==> flow/design.v <==
`timescale 1ns / 1ps
module IR(
	input[15:0] instr, 
	output[7:0] sub_instr,
	output[3:0] DR,
	output[3:0] SA,
	output[3:0] SB
   );
	assign sub_instr = instr[15:8];
	assign DR = instr[11:8];
	assign SA = instr[7:4];
	assign SB = instr[3:0];
endmodule
`timescale 1ns / 1ps
module Mux_8_4(
	input sel,
	input[3:0] D_in0, D_in1,
	output reg[3:0] D_out
	);
	always @ (sel, D_in0, D_in1) begin
		case(sel)
			1'b0:
				D_out <= D_in0;			
			1'b1:
				D_out <= D_in1;			
			default:
				D_out <= D_in0;
		endcase		
	end
endmodule
`timescale 1ns / 1ps
module Mux_32_16(
	input sel,
	input[15:0] D_in0, D_in1,
	output reg[15:0] D_out
	);
	always @ (sel, D_in0, D_in1) begin
		case(sel)
			1'b0:
				D_out <= D_in0;			
			1'b1:
				D_out <= D_in1;			
			default:
				D_out <= D_in0;
		endcase		
	end
endmodule
`timescale 1ns / 1ps
module Mux_48_16(
	input[1:0] sel,
	input[15:0] D_in0, D_in1, D_in2,
	output reg[15:0] D_out
	);
	always @ (sel, D_in0, D_in1, D_in2) begin
		case(sel)
			2'b00:
				D_out <= D_in0;			
			2'b01:
				D_out <= D_in1;			
			2'b10:
				D_out <= D_in2;
			default:
				D_out <= D_in0;
		endcase		
	end
endmodule
`timescale 1ns / 1ps
module ALU(
	input[15:0] A, B,
	input[3:0] sel,
	output reg V, C, N, Z,
	output reg[15:0] res
   );
	always @(*) begin
		C = 0;
		V = 0;
		case(sel)
			4'b0000: begin
				res = A + B;
				if (~(A[15] ^ B[15]) & (res[15] ^ A[15]))
					C = 1;
				else
					C = 0;
			end
			4'b0001: begin
				res = A - B;
				if (~(A[15] ^ B[15]) & (res[15] ^ A[15]))  
					V = 1;  
				else
					V = 0;
			end
			4'b0010:
				res = A & B;
			4'b0011:
				res = A | B;
			4'b0100:
				res = A ^ B;
			4'b0101:
				res = ~A;
			4'b0110:
				res = A << 1;
			4'b0111:
				res = A >> 1;
			default:
				res = A;
		endcase
		if (res == 0)
			Z = 1;
		else
			Z = 0;
		if (res[15] == 1)
			N = 1;
		else
			N = 0;
	end
endmodule
`timescale 1ns / 1ps
module Reg_File( 
    input clk, reset,
    input RW,
    input [3:0] AA, BA, DA,
	 input [15:0] D,
    output [15:0] A,
    output [15:0] B
    );
	integer i;
	reg[15:0] file[15:0];
	always @ (posedge clk) begin
	   if (reset) begin
        for (i = 0; i < 16; i = i + 1)
            file[i] <= 0;
		end
		else begin
			if (RW)
				file[DA] <= D;
			else
				file[DA] <= file[DA];
		end
	end
	assign A = file[AA];
	assign B = file[BA];
endmodule
`timescale 1ns / 1ps
module PC(
	input clk, reset,
	input[1:0] PS,
	input[15:0] bus_A,
	input[5:0] extend,
	output reg[5:0] out
	);
	always @ (posedge clk) begin
		if (reset)
			out = 6'b0;
		else begin
			case(PS)
				2'b00:
					out = out;
				2'b01:
					out = out + 1'b1;
				2'b10:
					out = out + extend;
				2'b11:
					out = bus_A[5:0];
				default:
					out = out;
			endcase
		end
	end
endmodule
`timescale 1ns / 1ps
module Control_Logic(
	input state,
	input[7:0] instr,
	input V, C, N, Z,  
	output reg NS, MW, RW, MD, ROM_enable, ASEL, enable_ram_read,
	output reg[1:0] PS, MB,
	output [3:0] FS
   );
	assign FS = instr[7:4];
	always @ (*) begin
		case (instr[7:4])
			4'b0000: begin
				NS <= 0;
				MW <= 0;
				RW <= 1;
				MD <= 0;
				PS <= 2'b01;
				MB <= 2'b00;
				ROM_enable <= 1;
				ASEL <= 0;
				enable_ram_read <= 0;
			end
			4'b0001: begin
				NS <= 0;
				MW <= 0;
				RW <= 1;
				MD <= 0;
				PS <= 2'b01;
				MB <= 2'b00;
				ROM_enable <= 1;
				ASEL <= 0;
				enable_ram_read <= 0;
			end
			4'b0010: begin
				NS <= 0;
				MW <= 0;
				RW <= 1;
				MD <= 0;
				PS <= 2'b01;
				MB <= 2'b00;
				ROM_enable <= 1;
				ASEL <= 0;
				enable_ram_read <= 0;
			end
			4'b0011: begin
				NS <= 0;
				MW <= 0;
				RW <= 1;
				MD <= 0;
				PS <= 2'b01;
				MB <= 2'b00;
				ROM_enable <= 1;
				ASEL <= 0;
				enable_ram_read <= 0;
			end
			4'b0100: begin
				NS <= 0;
				MW <= 0;
				RW <= 1;
				MD <= 0;
				PS <= 2'b01;
				MB <= 2'b00;
				ROM_enable <= 1;
				ASEL <= 0;
				enable_ram_read <= 0;
			end
			4'b0101: begin
				NS <= 0;
				MW <= 0;
				RW <= 1;
				MD <= 0;
				PS <= 2'b01;
				MB <= 2'b00;
				ROM_enable <= 1;
				ASEL <= 0;
				enable_ram_read <= 0;
			end
			4'b0110: begin
				NS <= 0;
				MW <= 0;
				RW <= 1;
				MD <= 0;
				PS <= 2'b01;
				MB <= 2'b00;
				ROM_enable <= 1;
				ASEL <= 0;
				enable_ram_read <= 0;
			end
			4'b0111: begin
				NS <= 0;
				MW <= 0;
				RW <= 1;
				MD <= 0;
				PS <= 2'b01;
				MB <= 2'b00;
				ROM_enable <= 1;
				ASEL <= 0;
				enable_ram_read <= 0;
			end
			4'b1000: begin
				NS <= 0;
				MW <= 0;
				RW <= 1;
				MD <= 0;
				PS <= 2'b01;
				MB <= 2'b01;
				ROM_enable <= 1;
				ASEL <= 0;
				enable_ram_read <= 0;
			end
			4'b1001: begin
				NS <= 0;
				MW <= 0;
				RW <= 1;
				MD <= 1;
				PS <= 2'b01;
				MB <= 2'b00;
				ROM_enable <= 1;
				ASEL <= 0;
				enable_ram_read <= 0;
			end
			4'b1010: begin
				NS <= 0;
				MW <= 1;
				RW <= 0;
				MD <= 1'b0;
				PS <= 2'b01;
				MB <= 2'b00;
				ROM_enable <= 1;
				ASEL <= 0;
				enable_ram_read <= 0;
			end
			4'b1011: begin
				if (state == 0) begin
					NS <= 1;
					MW <= 0;
					RW <= 0;
					MD <= 1'b0;
					if (Z)
						PS <= 2'b10;
					else
						PS <= 2'b00;
					MB <= 2'b00;
					ROM_enable <= 0;
					ASEL <= 1;
					enable_ram_read <= 0;
				end
				else begin
					NS <= 0;
					MW <= 0;
					RW <= 0;
					MD <= 1'b0;
					PS <= 2'b01;
					MB <= 2'b00;
					ROM_enable <= 1;
					ASEL <= 0;
					enable_ram_read <= 0;
				end
			end
			4'b1100: begin
				if (state == 0) begin
					NS <= 1;
					MW <= 0;
					RW <= 0;
					MD <= 1'b0;
					if (Z)
						PS <= 2'b00;
					else
						PS <= 2'b10;
					MB <= 2'b00;
					ROM_enable <= 0;
					ASEL <= 1;
					enable_ram_read <= 0;
				end
				else begin
					NS <= 0;
					MW <= 0;
					RW <= 0;
					MD <= 1'b0;
					PS <= 2'b01;
					MB <= 2'b00;
					ROM_enable <= 1;
					ASEL <= 0;
					enable_ram_read <= 0;
				end
			end
			4'b1101: begin
				if (state == 0) begin
					NS <= 1;
					MW <= 0;
					RW <= 1;
					MD <= 1'b0;
					PS <= 2'b10;
					MB <= 2'b10;
					ROM_enable <= 0;
					ASEL <= 0;
					enable_ram_read <= 0;
				end
				else begin
					NS <= 0;
					MW <= 0;
					RW <= 0;
					MD <= 1'b0;
					PS <= 2'b01;
					MB <= 2'b00;
					ROM_enable <= 1;
					ASEL <= 0;
					enable_ram_read <= 0;
				end
			end
			4'b1110: begin
				if (state == 0) begin
					NS <= 1;
					MW <= 0;
					RW <= 0;
					MD <= 1'b0;
					PS <= 2'b10;
					MB <= 2'b00;
					ROM_enable <= 0;
					ASEL <= 0;
					enable_ram_read <= 0;
				end
				else begin
					NS <= 0;
					MW <= 0;
					RW <= 0;
					MD <= 1'b0;
					PS <= 2'b01;
					MB <= 2'b00;
					ROM_enable <= 1;
					ASEL <= 0;
					enable_ram_read <= 0;
				end
			end
			4'b1111: begin  
				if (instr[3:0] == 0) begin
					if (state == 0) begin
						NS <= 1;
						MW <= 0;
						RW <= 0;
						MD <= 1'b0;
						PS <= 2'b11;
						MB <= 2'b00;
						ROM_enable <= 0;
						ASEL <= 0;
						enable_ram_read <= 0;
					end
					else begin
						NS <= 0;
						MW <= 0;
						RW <= 0;
						MD <= 1'b0;
						PS <= 2'b01;
						MB <= 2'b00;
						ROM_enable <= 1;
						ASEL <= 0;
						enable_ram_read <= 0;
					end
				end
				else begin
					NS <= 0;
					MW <= 0;
					RW <= 0;
					MD <= 1'b0;
					PS <= 2'b00;
					MB <= 2'b00;
					ROM_enable <= 0;
					ASEL <= 0;
					enable_ram_read <= 1;
				end
			end
			default: begin
				NS <= 0;
				MW <= 0;
				RW <= 0;
				MD <= 0;
				PS <= 2'b00;
				MB <= 2'b00;
				ROM_enable <= 0;
				ASEL <= 0;
				enable_ram_read <= 0;
			end
		endcase
	end
endmodule
`timescale 1ns / 1ps
module Controller(
	input clk, V, C, N , Z, reset,
	input[15:0] bus_A, ROM_data,
	output MD, RW, MW, ROM_enable, ASEL, enable_ram_read,
	output[1:0] MB,
	output[3:0] FS, DR, SA, SB,
	output[5:0] PC,
	output[15:0] imdt
   );
	wire[1:0] PS_wire;
	wire[7:0] sub_instr_wire;
	wire[3:0] SA_wire, SB_wire;
	wire[5:0] SA_SB_wire;
	wire state_reg_wire_in;
	wire state_reg_wire_out;
	assign SA_SB_wire[3:0] = SB_wire;
	assign SA_SB_wire[5:4] = SA_wire[1:0];
	assign imdt[15:8] = 8'b0;
	assign imdt[7:4] = SA_wire;
	assign imdt[3:0] = SB_wire;
	assign SA = SA_wire;
	assign SB = SB_wire;
	PC PC0(.clk (clk), .reset (reset), .PS (PS_wire), .bus_A (bus_A), .extend (SA_SB_wire), .out (PC));
	IR IR0(.instr (ROM_data), .sub_instr (sub_instr_wire), .DR (DR), .SA (SA_wire), .SB (SB_wire));
	Control_Logic Control_Logic0(.state (state_reg_wire_out), .instr (sub_instr_wire), .V (V), .C (C),
	.N (N), .Z (Z), .NS (state_reg_wire_in), .MW (MW), .RW (RW), .MD (MD), .PS (PS_wire), .MB (MB),
	.FS (FS), .ROM_enable (ROM_enable), .ASEL (ASEL), .enable_ram_read (enable_ram_read));
	reg state_reg;
	assign state_reg_wire_out = state_reg;
	always @ (posedge clk) begin
		if (reset)
			state_reg <= 1'b0;
		else
			state_reg <= state_reg_wire_in;
	end
endmodule
`timescale 1ns / 1ps
module Datapath(
	input clk, MD, RW, reset, ASEL,
	input[1:0] MB,
	input[3:0] FS, SA, DR, BA,
	input[5:0] PC,
	input[15:0] imdt, RAM_data_out,
	output V, C, N, Z,
	output[15:0] A_out, B_out
	);
	wire[3:0] AA_wire;
	wire[15:0] bus_A, bus_B, F_out, Mux_D_Mux_B_wire, File_D_in_wire, PC_zeroed;
	assign A_out = bus_A;
	assign B_out = bus_B;
	assign PC_zeroed[15:6] = 10'b0;
	assign PC_zeroed[5:0] = PC;
	ALU ALU0 (.A (bus_A), .B (bus_B), .sel (FS), .V (V), .C (C), .N (N), .Z (Z), .res (F_out));
	Reg_File Reg_File0 (.clk (clk), .reset (reset), .RW (RW), .AA (AA_wire), .BA (BA), .DA (DR), .D (File_D_in_wire), .A (bus_A), .B (bus_B));
	Mux_8_4 Mux_A (.sel (ASEL), .D_in0 (SA), .D_in1 (DR), .D_out (AA_wire));
	Mux_32_16 Mux_D (.sel (MD), .D_in0 (F_out), .D_in1 (RAM_data_out), .D_out (Mux_D_Mux_B_wire));
	Mux_48_16 Mux_B (.sel (MB), .D_in0 (Mux_D_Mux_B_wire), .D_in1 (imdt), .D_in2 (PC_zeroed), .D_out (File_D_in_wire));
endmodule
`timescale 1ns / 1ps
module CPU_16_Bit_RISC(
    input clk, reset,  
	 input[15:0] data_from_rom,  
	 output enable_to_rom, write_enable_to_ram, read_enable_to_ram, enable_ram_read, 
	 output[5:0] address_to_rom, address_to_ram,
	 output[15:0] data_ram_out,
	 input[15:0] data_ram_in,
	 input btn_press	
	 );
	wire V, C, N, Z , MD, RW, MW, ASEL;
	wire[1:0] MB;
	wire[3:0] FS, DR, SA, SB;
	wire[5:0] PC_out;
	wire[15:0] bus_A, ROM_data, imdt;
	Controller Controller0(.clk (clk), .V (V), .C (C), .N (N), .Z (Z), .bus_A (bus_A), 
	.ROM_data (data_from_rom), .MD (MD), .RW (RW), .MW (MW), .MB (MB), .FS (FS), .DR (DR), .SA (SA),
	.SB (SB), .reset (reset), .PC (PC_out), .imdt (imdt), .ROM_enable (enable_to_rom), .ASEL (ASEL), .enable_ram_read(enable_ram_read));
	Datapath Datapath0 (.clk (clk), .reset (reset), .MD (MD), .MB (MB), .RW (RW), .FS (FS), .SA (SA), .DR (DR), .BA (SB), 
	.PC (PC_out), .imdt (imdt), .RAM_data_out (data_ram_in), .V (V), .C (C), .N (N), .Z (Z),
	.A_out (bus_A), .B_out (data_ram_out), .ASEL (ASEL));
	assign write_enable_to_ram = MW;
	assign read_enable_to_ram = ~MW;
	assign address_to_rom = PC_out;
	assign address_to_ram = bus_A[5:0];
endmodule
Tool chain data of CPU_16_Bit_RISC
Tool output for the design above, in the order of the flow.
Line numbers count from 1 in the design file above.
Cell names lack the library's common part.
{"block": "setup", "design": "CPU_16_Bit_RISC", "clk_port": "clk", "cell_library": "sky130hd", "pvt_corner": "tt_025C_1v80"}

Word-level counts
Source: Yosys, flattened and elaborated, memories not mapped. Widths are those after wreduce. Registers that Yosys merges into a memory's read port (data or address) are not register bits. Print and check cells do not count. Equal cells are merged and count once.
Memory sizes are those after Yosys's memory passes, which may raise the word count (mostly to a power of two), join words into wider ones and drop unused or constant bits.
{"block": "classes", "n_addsub": 4, "n_mul": 0, "div_mod_pow": 0, "compare": 0, "eq_ne": 21, "shift": 0, "mux": 38, "bitwise": 8, "reduce_and_logical": 16}
{"block": "ops", "op": "16-bit parallel mux with 8-bit select", "n": 1}
{"block": "ops", "op": "16-bit two-way mux", "n": 5}
{"block": "ops", "op": "16-bit parallel mux with 2-bit select", "n": 2}
{"block": "ops", "op": "15-bit OR reduction", "n": 3}
{"block": "ops", "op": "4-bit == test (second input constant)", "n": 8}
{"block": "ops", "op": "14-bit OR reduction", "n": 2}
{"block": "ops", "op": "6-bit parallel mux with 3-bit select", "n": 1}
{"block": "ops", "op": "16-bit adder", "n": 1}
{"block": "ops", "op": "16-bit subtractor", "n": 1}
{"block": "ops", "op": "16-bit bitwise AND", "n": 1}
{"block": "ops", "op": "16-bit bitwise OR", "n": 1}
{"block": "ops", "op": "16-bit bitwise XOR", "n": 1}
{"block": "ops", "op": "16-bit inverter", "n": 1}
{"block": "ops", "op": "16-bit logical NOT", "n": 1}
{"block": "ops", "op": "4-bit by 3-bit == test with 1-bit output (second input constant)", "n": 4}
{"block": "ops", "op": "2-bit two-way mux", "n": 8}
{"block": "ops", "op": "11-bit OR reduction", "n": 1}
{"block": "ops", "op": "1-bit two-way mux", "n": 11}
{"block": "ops", "op": "10-bit OR reduction", "n": 1}
{"block": "ops", "op": "2-bit parallel mux with 5-bit select", "n": 1}
{"block": "ops", "op": "1-bit parallel mux with 3-bit select", "n": 3}
{"block": "ops", "op": "4-bit by 2-bit == test with 1-bit output (second input constant)", "n": 2}
{"block": "ops", "op": "4-bit logical NOT", "n": 2}
{"block": "ops", "op": "4-bit parallel mux with 2-bit select", "n": 1}
{"block": "ops", "op": "1-bit parallel mux with 2-bit select", "n": 4}
{"block": "ops", "op": "2-bit == test (second input constant)", "n": 3}
{"block": "ops", "op": "6-bit by 1-bit adder with 6-bit output (second input constant)", "n": 1}
{"block": "ops", "op": "6-bit adder", "n": 1}
Other operator kinds: 11; their cells: 15.
{"block": "word_totals", "register_bits": 7, "latchBits": 0, "ramBits": 256, "mem_bits_ro": 0, "memories": 1, "in_bits": 35, "out_inout_bits": 32, "wordCells": 90}
{"block": "mem_list", "memory": "Datapath0.Reg_File0.file", "words": 16, "width": 16, "line": 127, "source": "reg[15:0] file[15:0];"}

Depth
Longest topological path by Yosys (ltp), each cell counted once; first at word level (registers and memories cut), then after technology mapping (sequential cells cut; the memories' decode and read muxes count).
{"block": "logic_depth", "depth_word": 9, "ABC_AREA": 0, "ltp_mapped": 38, "ltp_nobuf": 34}

Mapped cells and area
Source: synth_stat.txt of the flow (Yosys; design flattened, memories mapped). It holds for the ABC_AREA given above (unset counts as 0); a run with the other value may have another netlist.
{"block": "types", "type": "edfxtp_1", "n": 256, "type_area_um2": 7.69E+03}
{"block": "types", "type": "mux4_2", "n": 76, "type_area_um2": 1.71E+03}
{"block": "types", "type": "nor2_1", "n": 311, "type_area_um2": 1167.37}
{"block": "types", "type": "mux2i_1", "n": 71, "type_area_um2": 710.682}
{"block": "types", "type": "ha_1", "n": 54, "type_area_um2": 675.648}
{"block": "types", "type": "nand2_1", "n": 117, "type_area_um2": 439.171}
{"block": "types", "type": "clkbuf_1", "n": 80, "type_area_um2": 300.288}
{"block": "types", "type": "a21oi_1", "n": 44, "type_area_um2": 220.211}
{"block": "types", "type": "xnor2_1", "n": 25, "type_area_um2": 218.96}
{"block": "types", "type": "a22oi_1", "n": 29, "type_area_um2": 217.709}
{"block": "types", "type": "o211ai_1", "n": 29, "type_area_um2": 217.709}
{"block": "types", "type": "nand2b_1", "n": 33, "type_area_um2": 206.448}
{"block": "types", "type": "a211o_1", "n": 22, "type_area_um2": 192.685}
{"block": "types", "type": "o31ai_1", "n": 25, "type_area_um2": 187.68}
{"block": "types", "type": "inv_1", "n": 49, "type_area_um2": 183.926}
{"block": "types", "type": "o21ai_0", "n": 36, "type_area_um2": 180.173}
{"block": "types", "type": "o22ai_1", "n": 26, "type_area_um2": 162.656}
{"block": "types", "type": "mux2_2", "n": 13, "type_area_um2": 146.39}
Other cell types: 82; their cells: 346.
{"block": "mapped", "stdcells": 1642, "area_um2": 17673.2, "seqArea_um2": 7827.5, "flip_flops": 263, "buffers": 131}
By module: a second synthesis without flattening, with its own total; a netlist apart from the flattened one above.
{"block": "hier_totals", "cells_unflattened": 1552, "area_unflattened_um2": 18479.0}
Rows give one instance, submodules left out.
{"block": "modules", "module": "Reg_File", "n_inst": 1, "cells": 859, "area_um2": 13414.1, "seq_area_um2": 7687.4}
{"block": "modules", "module": "ALU", "n_inst": 1, "cells": 464, "area_um2": 3203.1, "seq_area_um2": 0.0}
{"block": "modules", "module": "PC", "n_inst": 1, "cells": 71, "area_um2": 589.3, "seq_area_um2": 120.1}
{"block": "modules", "module": "Mux_48_16", "n_inst": 1, "cells": 59, "area_um2": 419.2, "seq_area_um2": 0.0}
{"block": "modules", "module": "Mux_32_16", "n_inst": 1, "cells": 18, "area_um2": 249.0, "seq_area_um2": 0.0}
{"block": "modules", "module": "Control_Logic", "n_inst": 1, "cells": 36, "area_um2": 244.0, "seq_area_um2": 0.0}
{"block": "modules", "module": "Controller", "n_inst": 1, "cells": 19, "area_um2": 157.7, "seq_area_um2": 20.0}
{"block": "modules", "module": "IR", "n_inst": 1, "cells": 20, "area_um2": 150.1, "seq_area_um2": 0.0}
{"block": "modules", "module": "Mux_8_4", "n_inst": 1, "cells": 4, "area_um2": 45.0, "seq_area_um2": 0.0}
{"block": "modules", "module": "CPU_16_Bit_RISC", "n_inst": 1, "cells": 1, "area_um2": 3.8, "seq_area_um2": 0.0}
{"block": "modules", "module": "Datapath", "n_inst": 1, "cells": 1, "area_um2": 3.8, "seq_area_um2": 0.0}

Path before layout
Path of least setup slack by OpenSTA after synthesis, without wires, with an ideal clock, recovery checks aside; 20% of the period is set as input and as output delay. Where synthesis merged equal registers, the netlist keeps one of their names.
{"block": "synth_timing", "path_kind": "input port to flip-flop", "from": "input data_from_rom[0]", "to": "register Controller0.PC0.out[5]", "tclk_ps": 10000, "input_delay_ps": 2000, "setup_time_ps": 117, "t_first_pin_ps": 2000, "t_arrival_ps": 9390, "required_time_ps": 9883, "setup_slack_ps": 493, "path_delay_ps": 7507, "driving_pins": 33, "n_path_buf": 3, "synth_period_reached_ps": 9507}
"path_delay_ps" is the arrival time less input delay plus setup time.
"driving_pins": output pins that drive a net of the path, with the launching flip-flop's if there is one; two outputs of one cell count as two.
"synth_period_reached_ps" is the clock period less the worst setup slack; recovery checks do not enter. This is arithmetic on one report: input and output delays are still those of the set period (20% each).
The rows between start and end are the longest chain of elaborated cells between them; the timing report does not say that the signal goes this way. Where chains are equally long, one stands for them.
A line is the first line of the expression or statement that the cell stems from. Yosys adds cells for indexed reads and writes and turns some case tables into memories.
The chain passes a memory read, where the word-level depth is cut; so it can be longer than that depth.
A register here has more assigning lines than the two given.
{"block": "synth_via", "path_cell_list": "buf_1 > buf_2 > clkbuf_1 > mux4_2 > mux4_2 > inv_1 > nand3_1 > o21ai_0 > xnor2_1 > ha_1 > a21oi_1 > o21ai_0 > or2_2 > o2111ai_1 > a21oi_1 > o21ai_0 > a32oi_1 > a2111oi_2 > nand4b_1 > or4_1 > a22o_1 > and3_1 > ha_1 > a21o_1 > a21oi_1 > o21bai_1 > a21oi_1 > xnor2_1 > and3_1 > nand2_1 > nor4_1 > nor2_1 > a32o_1", "elab_chain_cells": 10, "cells_between": 20, "lines_between": 15, "classes_between": "add/sub (3); eq/ne (3); mux (8); logic (3); reduce/logical (2); memory (1)"}
{"block": "synth_lines", "element": "start: declaration", "line": 518, "source": "input[15:0] data_from_rom,"}
{"block": "synth_lines", "element": "memory 16 x 16 bit", "line": 127, "source": "reg[15:0] file[15:0];"}
{"block": "synth_lines", "element": "16-bit subtractor", "line": 86, "source": "res = A - B;"}
{"block": "synth_lines", "element": "16-bit parallel mux with 8-bit select", "line": 77, "source": "case(sel)"}
{"block": "synth_lines", "element": "16-bit logical NOT", "line": 107, "source": "if (res == 0)"}
{"block": "synth_lines", "element": "1-bit two-way mux", "line": 107}
{"block": "synth_lines", "element": "2-bit two-way mux", "line": 336, "source": "if (Z)"}
{"block": "synth_lines", "element": "2-bit two-way mux", "line": 331, "source": "if (state == 0) begin"}
{"block": "synth_lines", "element": "2-bit parallel mux with 5-bit select", "line": 181, "source": "case (instr[7:4])"}
{"block": "synth_lines", "element": "2-bit == test", "line": 155, "source": "case(PS)"}
{"block": "synth_lines", "element": "6-bit parallel mux with 3-bit select", "line": 155}
{"block": "synth_lines", "element": "end: assignment", "line": 157, "source": "out = out;"}
{"block": "synth_lines", "element": "end: assignment", "line": 159, "source": "out = out + 1'b1;"}
{"block": "synth_lines", "element": "end: declaration", "line": 149, "source": "output reg[5:0] out"}

Worst path after layout
From the final timing report of job 1: the path of least setup slack in the routed layout; clock arrival at registers is part of the times.
The report prints the path's times to 10 ps; the period is as set.
{"block": "layout_timing", "path_kind": "input port to flip-flop", "from": "input data_from_rom[15]", "to": "register Controller0.PC0.out[5]", "tclk_ps": 5830, "input_delay_ps": 1170, "setup_time_ps": 30, "t_first_pin_ps": 1170, "t_arrival_ps": 8530, "required_time_ps": 6470, "setup_slack_ps": -2060, "driving_pins": 40, "n_path_buf": 10}
The rows between start and end are the longest chain of elaborated cells between them; the timing report does not say that the signal goes this way. Where chains are equally long, one stands for them.
The chain passes a memory read, where the word-level depth is cut; so it can be longer than that depth.
A register here has more assigning lines than the two given.
{"block": "layout_via", "path_cell_list": "buf_6 > buf_6 > nor2b_4 > buf_12 > buf_6 > a31oi_4 > nand3_4 > buf_12 > buf_6 > buf_6 > mux2_4 > a2111oi_4 > o221ai_4 > ha_4 > nor2b_4 > o21ai_2 > a21oi_2 > buf_4 > (+4 left out) > a221oi_2 > a32oi_2 > nor3_2 > nand4_2 > or4_4 > a22o_4 > buf_6 > and3_1 > ha_1 > inv_1 > o21bai_1 > a21oi_2 > xnor2_2 > and3_4 > nand2_2 > nor4_4 > nor2_1 > a32o_1", "elab_chain_cells": 15, "cells_between": 43, "classes_between": "add/sub (2); eq/ne (18); mux (10); logic (5); reduce/logical (7); memory (1)"}
{"block": "layout_lines", "element": "start: declaration", "line": 518, "source": "input[15:0] data_from_rom,"}
{"block": "layout_lines", "element": "4-bit == test", "line": 181, "source": "case (instr[7:4])"}
{"block": "layout_lines", "element": "14-bit OR reduction"}
{"block": "layout_lines", "element": "1-bit parallel mux with 2-bit select", "line": 181}
{"block": "layout_lines", "element": "1-bit inverter", "line": 21, "source": "case(sel)"}
{"block": "layout_lines", "element": "4-bit parallel mux with 2-bit select", "line": 21}
{"block": "layout_lines", "element": "memory 16 x 16 bit", "line": 127, "source": "reg[15:0] file[15:0];"}
{"block": "layout_lines", "element": "16-bit subtractor", "line": 86, "source": "res = A - B;"}
{"block": "layout_lines", "element": "16-bit parallel mux with 8-bit select", "line": 77, "source": "case(sel)"}
{"block": "layout_lines", "element": "16-bit logical NOT", "line": 107, "source": "if (res == 0)"}
{"block": "layout_lines", "element": "1-bit two-way mux", "line": 107}
{"block": "layout_lines", "element": "2-bit two-way mux", "line": 336, "source": "if (Z)"}
{"block": "layout_lines", "element": "2-bit two-way mux", "line": 331, "source": "if (state == 0) begin"}
{"block": "layout_lines", "element": "2-bit parallel mux with 5-bit select", "line": 181}
{"block": "layout_lines", "element": "2-bit == test", "line": 155, "source": "case(PS)"}
{"block": "layout_lines", "element": "6-bit parallel mux with 3-bit select", "line": 155}
{"block": "layout_lines", "element": "end: assignment", "line": 157, "source": "out = out;"}
{"block": "layout_lines", "element": "end: assignment", "line": 159, "source": "out = out + 1'b1;"}
{"block": "layout_lines", "element": "end: declaration", "line": 149, "source": "output reg[5:0] out"}

--- measured runs ---
Module CPU_16_Bit_RISC, platform sky130hd: 4 stored runs of the flow (Yosys, OpenROAD) with differing settings, in no particular order. Input and output delays are each 20% of the period that was set; the output load is 0.01 pF.
By "clock_period_reached_ps" is meant the clock period of the run minus its worst setup slack. This is arithmetic on one report: input and output delays are still those of the set period (20% each).
By "worst_path_allowed_less_slack_ps" is meant the share of the clock period that the worst setup path is allowed (20% is reserved at inputs, 20% at outputs), minus its slack. Clock arrival times at its registers enter into it.
By "design_power_uw" is meant OpenSTA's value without simulated activity: inputs other than the clock are taken to toggle once in ten clock periods, and the tool carries that through the logic.
"worst_path_allowed_less_slack_ps" is known to 10 ps.

{"run": "job 1", "settings": { "CELL_PAD_IN_SITES_DETAIL_PLACEMENT": 2, "CELL_PAD_IN_SITES_GLOBAL_PLACEMENT": 3, "CORE_UTILIZATION": 15, "CTS_CLUSTER_DIAMETER": 357, "CTS_CLUSTER_SIZE": 88, "HOLD_SLACK_MARGIN": 0.19, "PLACE_DENSITY": 0.44, "SETUP_SLACK_MARGIN": 0.92, "SLEW_MARGIN": 40, "period_ns": 5.83, "CAP_MARGIN": 20, "CORE_MARGIN": 2 }, "results": { "design.die.area_um2": 120583.0, "clock_period_reached_ps": 7891, "finalUtil_pct": 23.7, "fin_ws_ps": -2061, "worst_path_allowed_less_slack_ps": 6720, "worst_setup_path_type": "input port to flip-flop", "finish.stdcell_area_um2": 27670.3, "final_setup_tns_ps": -15604, "design_power_uw": 5960, "synth_area_um2": 17673.2, "hold_ws_ps": 627 }}
{"run": "job 2", "settings": { "CELL_PAD_IN_SITES_GLOBAL_PLACEMENT": 3, "CTS_CLUSTER_DIAMETER": 263, "CTS_CLUSTER_SIZE": 79, "GPL_ROUTABILITY_DRIVEN": 0, "GPL_TIMING_DRIVEN": 0, "MAX_ROUTING_LAYER": "met5", "MIN_ROUTING_LAYER": "met1", "PLACE_DENSITY_LB_ADDON": 0.19, "SLEW_MARGIN": 40, "TNS_END_PERCENT": 45, "period_ns": 13.1, "CAP_MARGIN": 20, "CORE_MARGIN": 2, "CORE_UTILIZATION": 40 }, "results": { "clock_period_reached_ps": 12532, "fin_ws_ps": 568, "design.die.area_um2": 45879.5, "final_setup_tns_ps": 0, "finalUtil_pct": 44.2, "finish.stdcell_area_um2": 19424.9, "synth_area_um2": 17673.2, "hold_ws_ps": 576, "worst_path_allowed_less_slack_ps": 9910, "worst_setup_path_type": "input port to flip-flop", "design_power_uw": 2066 }}
{"run": "job 3", "settings": { "CTS_CLUSTER_DIAMETER": 96, "CTS_CLUSTER_SIZE": 79, "HOLD_SLACK_MARGIN": -0.08, "MIN_ROUTING_LAYER": "met2", "PLACE_DENSITY_LB_ADDON": 0.19, "TNS_END_PERCENT": 45, "period_ns": 12.1, "CAP_MARGIN": 20, "CORE_MARGIN": 2, "CORE_UTILIZATION": 40, "SLEW_MARGIN": 20 }, "results": { "finalUtil_pct": 45.2, "worst_path_allowed_less_slack_ps": 9350, "worst_setup_path_type": "input port to flip-flop", "design_power_uw": 2556, "design.die.area_um2": 45879.5, "final_setup_tns_ps": 0, "fin_ws_ps": 331, "synth_area_um2": 17673.2, "finish.stdcell_area_um2": 19872.8, "clock_period_reached_ps": 11769, "hold_ws_ps": 548 }}
{"run": "job 4", "settings": { "ABC_AREA": 0, "CELL_PAD_IN_SITES_GLOBAL_PLACEMENT": 1, "CORE_MARGIN": 5, "CORE_UTILIZATION": 52, "MIN_ROUTING_LAYER": "met1", "period_ns": 10.0, "CAP_MARGIN": 20, "SLEW_MARGIN": 20 }, "results": { "worst_path_allowed_less_slack_ps": 7600, "worst_setup_path_type": "input port to flip-flop", "hold_ws_ps": 567, "design.die.area_um2": 37773.9, "finalUtil_pct": 64.0, "clock_period_reached_ps": 9598, "fin_ws_ps": 402, "final_setup_tns_ps": 0, "finish.stdcell_area_um2": 21456.8, "design_power_uw": 3385, "synth_area_um2": 17673.2 }}
--- end ---
